==> flow/design.v <==
module CS(clk, reset, X, Y);
	input clk, reset; 
	input [7:0] X;
	output [9:0] Y;
	reg [9:0] X1,X2, X3, X4, X5, X6, X7, X8, X9;
	wire[9:0] avg_w;
	reg [9:0] avg;
	reg [9:0] appr;
	wire[9:0] Y_keep_w;
	reg [9:0] Y;
	reg [12:0] avg_dividend;
	reg [12:0] Y_dividend;
	reg [12:0] total_num;
	reg [9:0] least;
	wire [12:0] avg_dis = 13'd9;
	wire [12:0] Y_dis = 13'd8;
	always @(negedge clk) begin
		if(reset) begin
			X1 <= 0; X2 <= 0; X3 <= 0; X4 <= 0; X5 <= 0; X6 <= 0; X7 <= 0; X8 <= 0; X9 <= 0;
			avg_dividend <= 0;
			total_num <= 0;
		end  
		else begin 
			if (total_num < 9)
				total_num <= total_num + 1;
			X1 <= X2;
			X2 <= X3;
			X3 <= X4;
			X4 <= X5;
			X5 <= X6;
			X6 <= X7;
			X7 <= X8;
			X8 <= X9;
			X9 <= X;
			avg_dividend <= X2+X3+X4+X5+X6+X7+X8+X9+X; 	
		end  
	end  
	calc c1(avg_dividend, avg_dis, avg_w);
	always @(*) begin
		avg = avg_w;
		appr = X1;
		least = 1000;
		if( (avg >= X1) && (avg - X1) < least) begin
			appr = X1;
			least = avg - X1;
		end
		if(avg >= X2 && (avg - X2) < least) begin
			appr = X2;
			least = avg - X2;
		end
		if(avg >= X3 && (avg - X3) < least) begin
			appr = X3;
			least = avg - X3;
		end
		if(avg >= X4 && (avg - X4) < least) begin
			appr = X4;
			least = avg - X4;
		end
		if(avg >= X5 && (avg - X5) < least) begin
			appr = X5;
			least = avg - X5;
		end
		if(avg >= X6 && (avg - X6) < least) begin
			appr = X6;
			least = avg - X6;
		end
		if(avg >= X7 && (avg - X7) < least) begin
			appr = X7;
			least = avg - X7;
		end
		if(avg >= X8 && (avg - X8) < least) begin
			appr = X8;
			least = avg - X8;
		end
		if(avg >= X9 && (avg - X9) < least) begin
			appr = X9;
			least = avg - X9;
		end
		Y_dividend = avg_dividend + avg_dis*appr;
	end  
	calc c2(Y_dividend, Y_dis, Y_keep_w);	
	always @(posedge clk) begin
		if (total_num >= 9)
			Y <= Y_keep_w;
	end 
endmodule
module  calc
    #(parameter width=13)   
	(dividend, divisor, merchant);
	input [width-1:0]       dividend;   
	input [width-1:0]       divisor;   
	output [width-1:0]      merchant;   
	reg [width-1:0]     	temp_dividend;  
	reg [width-1:0]      	temp_divisor;  
	reg [2*width-1:0]    	temp_did;
	reg [2*width-1:0]   	temp_dis;
	reg [width-1:0]      	merchant;   
	reg [width-1:0]      	remainder;   
	integer 		i;
    always @(*) begin
		temp_dividend = dividend;
		temp_divisor = divisor;	
	end
    always @(*) begin
		temp_did = {{width{1'b0}}, temp_dividend};
		temp_dis = {temp_divisor, {width{1'b0}}};
		for(i = 0; i < width; i = i +1) begin
			temp_did = temp_did << 1;
			if(temp_did >= temp_dis) 
				temp_did = temp_did - temp_dis + 1'b1;
			else 
				temp_did = temp_did;
		end  
		merchant = temp_did[width-1:0];
		remainder = temp_did[width*2-1: width];
	end  
endmodule
Wiki page: CS / tool data

Tool chain data of CS. Each step is given for the RTL above and for the edited RTL. Lines under "before" count in the file above, lines under "after" in the edited file. "change" is "after" less "before", of the values as shown; "rel. change" is that difference over "before", in percent. Operators: Yosys type, input widths -> output width; for muxes data width and select width s. The mark - stands for no value.

Top: CS. Clock: clk. Library: sky130hd. Library corner: tt_025C_1v80.

The edit. Unified diff, file above to edited file. The edit is scripted: it alters the design's behaviour and was not made to optimise anything.

```diff
@@ -63,5 +63,5 @@
 		if(avg >= X6 && (avg - X6) < least) begin
 			appr = X6;
-			least = avg - X6;
+			least = avg + X6;
 		end
 		if(avg >= X7 && (avg - X7) < least) begin
```

After elaboration. Yosys after proc, flatten, opt, wreduce and memory -nomap, before mapping. Memory bits, and registers merged into a memory's read port (data or address), are not among the register bits. Print and check cells are not counted. Equal cells are merged and count once.

Storage and ports: register bits (before 126, after 126, change 0, rel. change 0.00%); bits of input ports (before 10, after 10, change 0, rel. change 0.00%); output and inout port bits (before 10, after 10, change 0, rel. change 0.00%); elaborated cells (before 183, after 184, change +1, rel. change +0.55%).

Operators by class: add/sub/neg operators (before 71, after 72, change +1, rel. change +1.41%); multiply operators (before 1, after 1, change 0, rel. change 0.00%); magnitude comparators (before 46, after 46, change 0, rel. change 0.00%); multiplexer cells (before 42, after 42, change 0, rel. change 0.00%); reductions and logical operators (before 9, after 9, change 0, rel. change 0.00%).

Operator list: $add 10x10->10 (before 0, after 1, change +1).

Operator kinds equal on both sides are left out: 24.

Longest topological paths. Depth = most cells in a row (Yosys ltp): at word level without a register or memory, in the mapped netlist without a sequential cell, where the memories' decode and read muxes count.

Logic depth: word-level depth (before 108, after 108, change 0, rel. change 0.00%); ABC_AREA (before 0, after 0); gate-level depth with buffers (before 187, after 188, change +1, rel. change +0.53%); depth with buffers taken out (before 171, after 170, change -1, rel. change -0.58%).

Netlist. Yosys stat after the flow's synthesis: flattened, memories mapped to cells. It holds for the ABC_AREA given above (unset counts as 0); a run with the other value may have another netlist.

Mapped netlist: cell count (before 1987, after 2090, change +103, rel. change +5.18%); cell area after synthesis (mm²) (before 0.0158815, after 0.0167748, change +0.0008933, rel. change +5.62%); sequential area (mm²) (before 0.0022422, after 0.0022422, change 0.0000000, rel. change 0.00%); flip-flops (before 107, after 107, change 0, rel. change 0.00%); buffers (before 48, after 63, change +15, rel. change +31.25%).

Cells by type: sky130_fd_sc_hd__nor2_1 (before 197, after 222, change +25, rel. change +12.69%); sky130_fd_sc_hd__inv_1 (before 178, after 156, change -22, rel. change -12.36%); sky130_fd_sc_hd__a21oi_1 (before 126, after 145, change +19, rel. change +15.08%); sky130_fd_sc_hd__mux2i_1 (before 53, after 35, change -18, rel. change -33.96%); sky130_fd_sc_hd__nand3_1 (before 31, after 47, change +16, rel. change +51.61%); sky130_fd_sc_hd__nand2_1 (before 114, after 128, change +14, rel. change +12.28%); sky130_fd_sc_hd__clkbuf_1 (before 27, after 40, change +13, rel. change +48.15%); sky130_fd_sc_hd__ha_1 (before 192, after 201, change +9, rel. change +4.69%); sky130_fd_sc_hd__clkbuf_8 (before 0, after 8, change +8); sky130_fd_sc_hd__o21ai_0 (before 103, after 110, change +7, rel. change +6.80%); sky130_fd_sc_hd__nand4_1 (before 30, after 37, change +7, rel. change +23.33%); sky130_fd_sc_hd__and3_1 (before 22, after 15, change -7, rel. change -31.82%); sky130_fd_sc_hd__or2_2 (before 13, after 6, change -7, rel. change -53.85%); sky130_fd_sc_hd__xnor2_1 (before 61, after 67, change +6, rel. change +9.84%); sky130_fd_sc_hd__and2_1 (before 21, after 15, change -6, rel. change -28.57%); sky130_fd_sc_hd__a31oi_1 (before 17, after 23, change +6, rel. change +35.29%); sky130_fd_sc_hd__a221oi_1 (before 13, after 7, change -6, rel. change -46.15%); sky130_fd_sc_hd__nor3_1 (before 37, after 32, change -5, rel. change -13.51%).

Cell types equal on both sides are left out: 19. Not every row of either side is listed. The figures by module come from a second, unflattened synthesis with its own total; it is not the netlist above.

Second synthesis, totals: cell total of the unflattened synthesis (before 7698, after 7750, change +52, rel. change +0.68%); area (unflattened synthesis) (mm²) (before 0.0574501, after 0.057863, change +0.0004129, rel. change +0.72%).

Each row is one instance without its submodules.

By module, before: calc (times used 2, cells 3122, area 0.022668 mm², seq. area 0 mm²); CS (times used 1, cells 1454, area 0.0121141 mm², seq. area 0.0022422 mm²).

By module, after: calc (times used 2, cells 3122, area 0.022668 mm², seq. area 0 mm²); CS (times used 1, cells 1506, area 0.012527 mm², seq. area 0.0022422 mm²).

Layout results. Both versions went through the flow (Yosys, OpenROAD) with the same settings in each pair. Constraints: input delay and output delay 20% of the set period each, output load 0.01 pF.

Flow settings, pair 1:
For CORE_UTILIZATION the number is 40. The figure for period_ns is 68.7. CAP_MARGIN: 20. CORE_MARGIN: 2. For SLEW_MARGIN the number is 20.

Measured results, pair 1: netlist area reported by Yosys (mm²) (before 0.0158815, after 0.0167748, change +0.0008933, rel. change +5.62%); die size (mm²) (before 0.0413126, after 0.0435912, change +0.0022786, rel. change +5.52%); utilization after routing (%) (before 47.7, after 49.1, change +1.4); worst slack on setup checks (ns) (before 1.798, after 1.441, change -0.357); total negative slack on setup checks (ns) (before 0.000, after 0.000, change 0.000).

Flow settings, pair 2:
The figure for CELL_PAD_IN_SITES_GLOBAL_PLACEMENT is 0. CORE_MARGIN: 5. For CORE_UTILIZATION the number is 34. The entry for CTS_CLUSTER_SIZE reads 66. Under GPL_ROUTABILITY_DRIVEN stands 0. MAX_ROUTING_LAYER: met4. Under PLACE_DENSITY_LB_ADDON stands 0.04. SETUP_SLACK_MARGIN: 5.0. For TNS_END_PERCENT the number is 60. The figure for period_ns is 63.8. CAP_MARGIN: 20. For SLEW_MARGIN the number is 20.

Measured results, pair 2: netlist area reported by Yosys (mm²) (before 0.0158815, after 0.0167748, change +0.0008933, rel. change +5.62%); die size (mm²) (before 0.0511325, after 0.0538797, change +0.0027472, rel. change +5.37%); utilization after routing (%) (before 46.5, after 47.0, change +0.5); worst slack on setup checks (ns) (before 1.418, after 1.096, change -0.322); total negative slack on setup checks (ns) (before 0.000, after 0.000, change 0.000).
